==> flow/design.v <==
module fir_filter(
    input               		clk,
    input               		n_rst,
    input  		signed	[7:0] 	din,    
    output reg 	signed 	[7:0] 	dout 
);
localparam signed B0 = -24;
localparam signed B1 = -21;
localparam signed B2 =   0;
localparam signed B3 =  37;
localparam signed B4 =  80;
localparam signed B5 = 114;
localparam signed B6 = 127;
reg signed [7:0] din_d;
reg signed [7:0] din_d1;
reg signed [7:0] din_d2;
reg signed [7:0] din_d3;
reg signed [7:0] din_d4;
reg signed [7:0] din_d5;
reg signed [7:0] din_d6;
reg signed [7:0] din_d7;
reg signed [7:0] din_d8;
reg signed [7:0] din_d9;
reg signed [7:0] din_d10;
reg signed [7:0] din_d11;
reg signed [7:0] din_d12;
wire signed [8:0] sum_w0;
wire signed [8:0] sum_w1;
wire signed [8:0] sum_w2;
wire signed [8:0] sum_w3;
wire signed [8:0] sum_w4;
wire signed [8:0] sum_w5;
wire signed [8:0] sum_w6;
wire signed [16:0] mul_0;
wire signed [16:0] mul_1;
wire signed [16:0] mul_2;
wire signed [16:0] mul_3;
wire signed [16:0] mul_4;
wire signed [16:0] mul_5;
wire signed [16:0] mul_6;
reg signed [16:0] mul_0d;
reg signed [16:0] mul_1d;
reg signed [16:0] mul_2d;
reg signed [16:0] mul_3d;
reg signed [16:0] mul_4d;
reg signed [16:0] mul_5d;
reg signed [16:0] mul_6d;
wire signed [17:0] sum_w00;
wire signed [17:0] sum_w01;
wire signed [17:0] sum_w02;
wire signed [17:0] sum_w03;
reg signed [17:0] sum_w00d;
reg signed [17:0] sum_w01d;
reg signed [17:0] sum_w02d;
reg signed [17:0] sum_w03d;
wire signed [18:0] sum_w000;
wire signed [18:0] sum_w001;
wire signed [19:0] sum_all;
wire signed [7:0] sum_finish;
always @(posedge clk or negedge n_rst) begin
	if (!n_rst) begin 
		din_d <= 8'h0;
	end
	else begin 
		din_d <= din;
	end
end
always @(posedge clk or negedge n_rst) begin
    if (!n_rst) begin 
        dout <= 8'sd0;
	end
    else begin 
        dout <= sum_finish;
	end
end
always @(posedge clk or negedge n_rst) begin
    if (!n_rst) begin
        din_d1  <= 8'sd0; 
        din_d2  <= 8'sd0; 
        din_d3  <= 8'sd0; 
        din_d4  <= 8'sd0;
        din_d5  <= 8'sd0; 
        din_d6  <= 8'sd0; 
        din_d7  <= 8'sd0; 
        din_d8  <= 8'sd0;
        din_d9  <= 8'sd0; 
        din_d10 <= 8'sd0; 
        din_d11 <= 8'sd0; 
        din_d12 <= 8'sd0;
    end else begin
        din_d1  <= din_d;
        din_d2  <= din_d1;
        din_d3  <= din_d2;
        din_d4  <= din_d3;
        din_d5  <= din_d4;
        din_d6  <= din_d5;
        din_d7  <= din_d6;
        din_d8  <= din_d7;
        din_d9  <= din_d8;
        din_d10 <= din_d9;
        din_d11 <= din_d10;
        din_d12 <= din_d11;
    end
end
assign sum_w0 = $signed(din_d) + $signed(din_d12);
assign sum_w1 = $signed(din_d1) + $signed(din_d11);
assign sum_w2 = $signed(din_d2) + $signed(din_d10);
assign sum_w3 = $signed(din_d3) + $signed(din_d9);
assign sum_w4 = $signed(din_d4) + $signed(din_d8);
assign sum_w5 = $signed(din_d5) + $signed(din_d7);
assign sum_w6 = {din_d6[7], din_d6};   
assign mul_0 = $signed(B0) * $signed(sum_w0);
assign mul_1 = $signed(B1) * $signed(sum_w1);
assign mul_2 = $signed(B2) * $signed(sum_w2);
assign mul_3 = $signed(B3) * $signed(sum_w3);
assign mul_4 = $signed(B4) * $signed(sum_w4);
assign mul_5 = $signed(B5) * $signed(sum_w5);
assign mul_6 = $signed(B6) * $signed(sum_w6);
always @(posedge clk or negedge n_rst) begin
    if (!n_rst) begin 
        mul_0d <= 17'sd0;
        mul_1d <= 17'sd0;
        mul_2d <= 17'sd0;
        mul_3d <= 17'sd0;
        mul_4d <= 17'sd0;
        mul_5d <= 17'sd0;
        mul_6d <= 17'sd0;
    end 
	else begin 
        mul_0d <= mul_0;
        mul_1d <= mul_1;
        mul_2d <= mul_2;
        mul_3d <= mul_3;
        mul_4d <= mul_4;
        mul_5d <= mul_5;
        mul_6d <= mul_6;
    end
end
assign sum_w00 = $signed(mul_0d) + $signed(mul_1d); 
assign sum_w01 = $signed(mul_2d) + $signed(mul_3d); 
assign sum_w02 = $signed(mul_4d) + $signed(mul_5d);
assign sum_w03 = $signed(mul_6d);
always @(posedge clk or negedge n_rst) begin
    if (!n_rst) begin
        sum_w00d <= 18'sd0;
        sum_w01d <= 18'sd0;
        sum_w02d <= 18'sd0;
        sum_w03d <= 18'sd0;
    end 
	else begin
        sum_w00d <= sum_w00;
        sum_w01d <= sum_w01;
        sum_w02d <= sum_w02;
        sum_w03d <= sum_w03;
    end
end
assign sum_w000 = $signed(sum_w00d) + $signed(sum_w01d); 
assign sum_w001 = $signed(sum_w02d) + $signed(sum_w03d);
assign sum_all = $signed(sum_w000) + $signed(sum_w001);
assign sum_finish =	((sum_all[19]) && (sum_all[18:16] != 3'b111))? 8'h81 : 
 					((!sum_all[19]) && (sum_all[18:16] != 3'b000))? 8'h7F : sum_all[16:9];
endmodule
Lab notebook: fir_filter

== From RTL to reports: fir_filter ==
Module fir_filter before and after one edit of its RTL, step after step.
"unedited" refers to lines of the RTL above, "edited" to lines of the edited file.
"difference": "edited" minus "unedited" as printed here.
The mark -- stands for no value.
Set-up
  top module: fir_filter
  clock input: clk
  standard-cell library: sky130hd
  corner: tt_025C_1v80

== Edit of the RTL ==
Unified diff, file above to edited file.
This change comes from a script, not from a designer. The edited design behaves differently; no optimisation was intended.
begin of diff
@@ -113,5 +113,5 @@
 assign mul_1 = $signed(B1) * $signed(sum_w1);
 assign mul_2 = $signed(B2) * $signed(sum_w2);
-assign mul_3 = $signed(B3) * $signed(sum_w3);
+assign mul_3 = $signed(B3) ^ $signed(sum_w3);
 assign mul_4 = $signed(B4) * $signed(sum_w4);
 assign mul_5 = $signed(B5) * $signed(sum_w5);
end of diff

== Elaborated design ==
Yosys after proc, flatten, opt, wreduce and memory -nomap, before mapping. Enables and synchronous resets that opt folds into registers are not counted as muxes. Memory bits, and registers merged into a memory's read port (data or address), are not among the register bits. Print and check cells are not counted. Equal cells are merged and count once.
Cells by class
  div/mod/pow operators: unedited 0, edited 0, difference 0
  multiplexer cells: unedited 2, edited 2, difference 0
  bitwise gates (word level): unedited 0, edited 1, difference +1
  $add $sub $neg: unedited 10, edited 10, difference 0
  reduce/logical cells: unedited 4, edited 4, difference 0
  equal/unequal tests: unedited 1, edited 1, difference 0
  $lt $le $gt $ge: unedited 0, edited 0, difference 0
  shifts and indexed selects: unedited 0, edited 0, difference 0
  multiply operators: unedited 6, edited 5, difference -1
Operators by type and width
  multiplier 7 x 9 -> 16 bit with constant A: unedited 2, edited 1, difference -1
  adder 16 x 16 -> 17 bit: unedited 1, edited 0, difference -1
  adder 16 x 9 -> 17 bit: unedited 0, edited 1, difference +1
  NOT 3 bit: unedited 0, edited 1, difference +1
Unchanged operator kinds not shown: 14.
Word-level totals
  bits in latches: unedited 0, edited 0, difference 0
  input bits: unedited 10, edited 10, difference 0
  word-level cells: unedited 47, edited 47, difference 0
  clocked read ports x word width: unedited 0, edited 0, difference 0
  memories: unedited 0, edited 0, difference 0
  bits in read-only memories: unedited 0, edited 0, difference 0
  RAM bits: unedited 0, edited 0, difference 0
  flip-flop bits (word level): unedited 266, edited 252, difference -14

== Longest topological paths ==
Depth = most cells in a row (Yosys ltp): at word level without a register or memory, in the mapped netlist without a sequential cell, where the memories' decode and read muxes count.
Depth
  depth after elaboration: unedited 6, edited 6, difference 0
  ABC_AREA: unedited 0, edited 0
  gate-level depth with buffers: unedited 24, edited 25, difference +1
  gate-level depth less buffers: unedited 24, edited 25, difference +1

== Netlist ==
Yosys stat after the flow's synthesis: flattened, memories mapped to cells. It holds for the ABC_AREA given above (unset counts as 0); a run with the other value may have another netlist.
Mapped netlist
  flip-flops: unedited 263, edited 249, difference -14
  buffers: unedited 0, edited 11, difference +11
  synthesis area (um^2): unedited 16040.4, edited 15404.8, difference -635.6
  cell count: unedited 1382, edited 1390, difference +8
  area of sequential cells (um^2): unedited 6581.3, edited 6231.0, difference -350.3
Cell types
  sky130_fd_sc_hd__ha_1: unedited 277, edited 247, difference -30
  sky130_fd_sc_hd__nor2_1: unedited 42, edited 68, difference +26
  sky130_fd_sc_hd__a21o_1: unedited 41, edited 22, difference -19
  sky130_fd_sc_hd__inv_1: unedited 255, edited 240, difference -15
  sky130_fd_sc_hd__o21ai_0: unedited 34, edited 49, difference +15
  sky130_fd_sc_hd__dfrtp_1: unedited 263, edited 249, difference -14
  sky130_fd_sc_hd__xnor2_1: unedited 91, edited 77, difference -14
  sky130_fd_sc_hd__nand2_1: unedited 23, edited 36, difference +13
  sky130_fd_sc_hd__a21boi_1: unedited 0, edited 11, difference +11
  sky130_fd_sc_hd__a21oi_1: unedited 86, edited 96, difference +10
  sky130_fd_sc_hd__nand3_1: unedited 4, edited 14, difference +10
  sky130_fd_sc_hd__fa_1: unedited 84, edited 75, difference -9
  sky130_fd_sc_hd__xor2_1: unedited 33, edited 25, difference -8
  sky130_fd_sc_hd__o21bai_1: unedited 32, edited 24, difference -8
  sky130_fd_sc_hd__nor3_1: unedited 18, edited 10, difference -8
  sky130_fd_sc_hd__o211ai_1: unedited 1, edited 8, difference +7
  sky130_fd_sc_hd__o21ai_1: unedited 1, edited 8, difference +7
  sky130_fd_sc_hd__a21boi_0: unedited 8, edited 2, difference -6
Unchanged cell types not shown: 6.
The list need not be complete.

== Timing after synthesis ==
OpenSTA on the mapped netlist: ideal clock, no wires. The path of least setup slack (recovery checks aside). Input and output delay are each 20% of the period. Register names are those of the netlist, which keeps one name where synthesis merged equal registers.
Timing path after synthesis
  path kind: unedited register to register, edited register to register
  start point: unedited reg din_d3[0], edited reg din_d1[0]
  end point: unedited reg mul_3d[15], edited reg mul_1d[14]
  clock period (ns): unedited 6.0, edited 6.0, difference 0.0
  delay of the path (ns): unedited 5.167, edited 5.043, difference -0.124
  data arrival time (ns): unedited 5.085, edited 4.917, difference -0.168
  driving pins on the path: unedited 24, edited 23, difference -1
  path buffers: unedited 0, edited 0, difference 0
  setup slack (ns): unedited 0.833, edited 0.957, difference +0.124
  library setup time (ns): unedited 0.082, edited 0.126, difference +0.044
  time at the first pin (ns): unedited 0.000, edited 0.000, difference 0.000
  period reached after synthesis (ns): unedited 5.167, edited 5.043, difference -0.124
"delay of the path" is the arrival time less input delay plus setup time.
"driving pins on the path": output pins that drive a net of the path, with the launching flip-flop's if there is one; two outputs of one cell count as two.
"period reached after synthesis" is the clock period less the worst setup slack; recovery checks do not enter. This is arithmetic on one report: input and output delays are still those of the set period (20% each).
The rows between start and end are the longest chain of elaborated cells between them; the timing report does not say that the signal goes this way. Where chains are equally long, one stands for them.
Each line given opens the expression or statement behind the cell; cells for indexed reads and writes are added by Yosys, which also makes memories of some case tables.
On the way, after synthesis, unedited
  cell sequence: sky130_fd_sc_hd__dfrtp_1 sky130_fd_sc_hd__ha_1 sky130_fd_sc_hd__inv_1 sky130_fd_sc_hd__fa_1 sky130_fd_sc_hd__inv_1 sky130_fd_sc_hd__a21oi_1 sky130_fd_sc_hd__o21bai_1 sky130_fd_sc_hd__a21oi_1 sky130_fd_sc_hd__o21bai_1 sky130_fd_sc_hd__a211oi_1 sky130_fd_sc_hd__mux2i_1 sky130_fd_sc_hd__inv_1 sky130_fd_sc_hd__ha_1 sky130_fd_sc_hd__inv_1 sky130_fd_sc_hd__fa_1 sky130_fd_sc_hd__fa_1 sky130_fd_sc_hd__inv_1 sky130_fd_sc_hd__ha_1 sky130_fd_sc_hd__and3_1 sky130_fd_sc_hd__a21oi_1 sky130_fd_sc_hd__o21ai_0 sky130_fd_sc_hd__o21a_1 sky130_fd_sc_hd__o21ai_0 sky130_fd_sc_hd__xnor2_1
  length of the longest elaborated chain: 2
  elaborated cells on any way between the ends: 2
  RTL lines with such cells: 2
  classes of those cells: add/sub (1); mul (1)
RTL lines, path after synthesis, unedited
  start, declared: line 17  | reg signed [7:0] din_d3;
  start, assigned: line 80  | din_d3  <= 8'sd0;
  start, assigned: line 93  | din_d3  <= din_d2;
  adder 8 x 8 -> 9 bit: line 108  | assign sum_w3 = $signed(din_d3) + $signed(din_d9);
  multiplier 7 x 9 -> 16 bit: line 115  | assign mul_3 = $signed(B3) * $signed(sum_w3);
  end, assigned: line 124  | mul_3d <= 17'sd0;
  end, assigned: line 133  | mul_3d <= mul_3;
  end, declared: line 44  | reg signed [16:0] mul_3d;
On the way, after synthesis, edited
  cell sequence: sky130_fd_sc_hd__dfrtp_1 sky130_fd_sc_hd__ha_1 sky130_fd_sc_hd__inv_1 sky130_fd_sc_hd__fa_1 sky130_fd_sc_hd__inv_1 sky130_fd_sc_hd__a21oi_1 sky130_fd_sc_hd__o21bai_1 sky130_fd_sc_hd__xor2_1 sky130_fd_sc_hd__ha_1 sky130_fd_sc_hd__ha_1 sky130_fd_sc_hd__fa_1 sky130_fd_sc_hd__inv_1 sky130_fd_sc_hd__fa_1 sky130_fd_sc_hd__fa_1 sky130_fd_sc_hd__nor2b_1 sky130_fd_sc_hd__o21ai_0 sky130_fd_sc_hd__a21boi_1 sky130_fd_sc_hd__o21ai_0 sky130_fd_sc_hd__a21boi_1 sky130_fd_sc_hd__o21ai_0 sky130_fd_sc_hd__a21boi_1 sky130_fd_sc_hd__nor4_1 sky130_fd_sc_hd__a311o_1
  length of the longest elaborated chain: 2
  elaborated cells on any way between the ends: 2
  RTL lines with such cells: 2
  classes of those cells: add/sub (1); mul (1)
RTL lines, path after synthesis, edited
  start, declared: line 15  | reg signed [7:0] din_d1;
  start, assigned: line 78  | din_d1  <= 8'sd0;
  start, assigned: line 91  | din_d1  <= din_d;
  adder 8 x 8 -> 9 bit: line 106  | assign sum_w1 = $signed(din_d1) + $signed(din_d11);
  multiplier 6 x 9 -> 15 bit: line 113  | assign mul_1 = $signed(B1) * $signed(sum_w1);
  end, assigned: line 122  | mul_1d <= 17'sd0;
  end, assigned: line 131  | mul_1d <= mul_1;
  end, declared: line 42  | reg signed [16:0] mul_1d;

== Timing after layout ==
From the final timing report of each run of pair A: the path of least setup slack in the routed layout; clock arrival at registers is part of the times.
Timing path post-layout
  path kind: unedited register to register, edited register to register
  start point: unedited reg din_d1[0], edited reg din_d1[0]
  end point: unedited reg mul_1d[14], edited reg mul_1d[14]
  library setup time (ns): unedited 0.07, edited 0.11, difference +0.04
  time at the first pin (ns): unedited 0.56, edited 0.55, difference -0.01
  path buffers: unedited 0, edited 0, difference 0
  clock period (ns): unedited 5.55, edited 5.55, difference 0.00
  setup slack (ns): unedited 0.31, edited 0.27, difference -0.04
  driving pins on the path: unedited 23, edited 23, difference 0
  data arrival time (ns): unedited 5.73, edited 5.71, difference -0.02
The rows between start and end are the longest chain of elaborated cells between them; the timing report does not say that the signal goes this way. Where chains are equally long, one stands for them.
On the way, post-layout, unedited
  cell sequence: sky130_fd_sc_hd__dfrtp_1 sky130_fd_sc_hd__ha_1 sky130_fd_sc_hd__fa_1 sky130_fd_sc_hd__a21oi_1 sky130_fd_sc_hd__nor2_1 sky130_fd_sc_hd__nor2_1 sky130_fd_sc_hd__xnor2_1 sky130_fd_sc_hd__ha_1 sky130_fd_sc_hd__ha_1 sky130_fd_sc_hd__fa_1 sky130_fd_sc_hd__inv_1 sky130_fd_sc_hd__fa_1 sky130_fd_sc_hd__inv_1 sky130_fd_sc_hd__fa_1 sky130_fd_sc_hd__a21o_1 sky130_fd_sc_hd__a21oi_2 sky130_fd_sc_hd__o21bai_1 sky130_fd_sc_hd__a21oi_1 sky130_fd_sc_hd__o21bai_1 sky130_fd_sc_hd__a21oi_1 sky130_fd_sc_hd__o21bai_1 sky130_fd_sc_hd__a21oi_1 sky130_fd_sc_hd__xnor2_1
  length of the longest elaborated chain: 2
  elaborated cells on any way between the ends: 2
  RTL lines with such cells: 2
  classes of those cells: add/sub (1); mul (1)
RTL lines, path post-layout, unedited
  start, declared: line 15  | reg signed [7:0] din_d1;
  start, assigned: line 78  | din_d1  <= 8'sd0;
  start, assigned: line 91  | din_d1  <= din_d;
  adder 8 x 8 -> 9 bit: line 106  | assign sum_w1 = $signed(din_d1) + $signed(din_d11);
  multiplier 6 x 9 -> 15 bit: line 113  | assign mul_1 = $signed(B1) * $signed(sum_w1);
  end, assigned: line 122  | mul_1d <= 17'sd0;
  end, assigned: line 131  | mul_1d <= mul_1;
  end, declared: line 42  | reg signed [16:0] mul_1d;
On the way, post-layout, edited
  cell sequence: sky130_fd_sc_hd__dfrtp_1 sky130_fd_sc_hd__ha_1 sky130_fd_sc_hd__inv_1 sky130_fd_sc_hd__fa_1 sky130_fd_sc_hd__inv_1 sky130_fd_sc_hd__a21oi_1 sky130_fd_sc_hd__o21bai_1 sky130_fd_sc_hd__a21oi_1 sky130_fd_sc_hd__o21bai_1 sky130_fd_sc_hd__a211oi_1 sky130_fd_sc_hd__mux2_4 sky130_fd_sc_hd__ha_1 sky130_fd_sc_hd__fa_1 sky130_fd_sc_hd__fa_1 sky130_fd_sc_hd__ha_1 sky130_fd_sc_hd__ha_1 sky130_fd_sc_hd__a21boi_2 sky130_fd_sc_hd__o21ai_1 sky130_fd_sc_hd__a21boi_1 sky130_fd_sc_hd__o21ai_0 sky130_fd_sc_hd__a21boi_1 sky130_fd_sc_hd__nor4_1 sky130_fd_sc_hd__a311o_1
  length of the longest elaborated chain: 2
  elaborated cells on any way between the ends: 2
  RTL lines with such cells: 2
  classes of those cells: add/sub (1); mul (1)
RTL lines, path post-layout, edited
  start, declared: line 15  | reg signed [7:0] din_d1;
  start, assigned: line 78  | din_d1  <= 8'sd0;
  start, assigned: line 91  | din_d1  <= din_d;
  adder 8 x 8 -> 9 bit: line 106  | assign sum_w1 = $signed(din_d1) + $signed(din_d11);
  multiplier 6 x 9 -> 15 bit: line 113  | assign mul_1 = $signed(B1) * $signed(sum_w1);
  end, assigned: line 122  | mul_1d <= 17'sd0;
  end, assigned: line 131  | mul_1d <= mul_1;
  end, declared: line 42  | reg signed [16:0] mul_1d;

== Flow runs ==
Both versions went through the flow (Yosys, OpenROAD) with the same settings in each pair. Constraints: input delay and output delay 20% of the set period each, output load 0.01 pF.
Settings, pair A
  period_ns: 5.55
  CAP_MARGIN: 20
  CORE_MARGIN: 2
  CORE_UTILIZATION: 40
  SLEW_MARGIN: 20
Measured results, pair A
  area inside the die boundary (um^2): unedited 41718.1, edited 40098.1, difference -1620.0
  total negative slack on setup checks (ns): unedited 0.000, edited 0.000, difference 0.000
  standard-cell area after layout (um^2): unedited 17908.4, edited 17304.1, difference -604.3
  worst hold slack in the final report (ns): unedited 0.337, edited 0.345, difference +0.008
  achieved period (ns): unedited 5.243, edited 5.279, difference +0.036
  worst setup slack after layout (ns): unedited 0.307, edited 0.271, difference -0.036
  utilization in the final report (%): unedited 45.2, edited 45.8, difference +0.6
  chip area in the Yosys report (um^2): unedited 16040.4, edited 15404.8, difference -635.6
Settings, pair B
  ABC_AREA: 1
  CAP_MARGIN: 5
  CORE_MARGIN: 2
  CORE_UTILIZATION: 44
  CTS_CLUSTER_DIAMETER: 257
  CTS_CLUSTER_SIZE: 71
  GPL_ROUTABILITY_DRIVEN: 1
  MAX_ROUTING_LAYER: met4
  MIN_ROUTING_LAYER: met2
  PLACE_DENSITY_LB_ADDON: 0.03
  SETUP_SLACK_MARGIN: 1.43
  period_ns: 6.07
  SLEW_MARGIN: 20
Measured results, pair B
  area inside the die boundary (um^2): unedited 39658.7, edited 36582.3, difference -3076.4
  total negative slack on setup checks (ns): unedited 0.000, edited 0.000, difference 0.000
  standard-cell area after layout (um^2): unedited 18615.4, edited 17215.3, difference -1400.1
  worst hold slack in the final report (ns): unedited 0.367, edited 0.321, difference -0.046
  achieved period (ns): unedited 4.562, edited 4.516, difference -0.046
  worst setup slack after layout (ns): unedited 1.508, edited 1.554, difference +0.046
  utilization in the final report (%): unedited 49.5, edited 49.8, difference +0.3
  chip area in the Yosys report (um^2): unedited 16756.1, edited 15429.8, difference -1326.3
"achieved period" = clock period - worst setup slack. The figure is calculated, with input and output delays left at 20% of the set period.
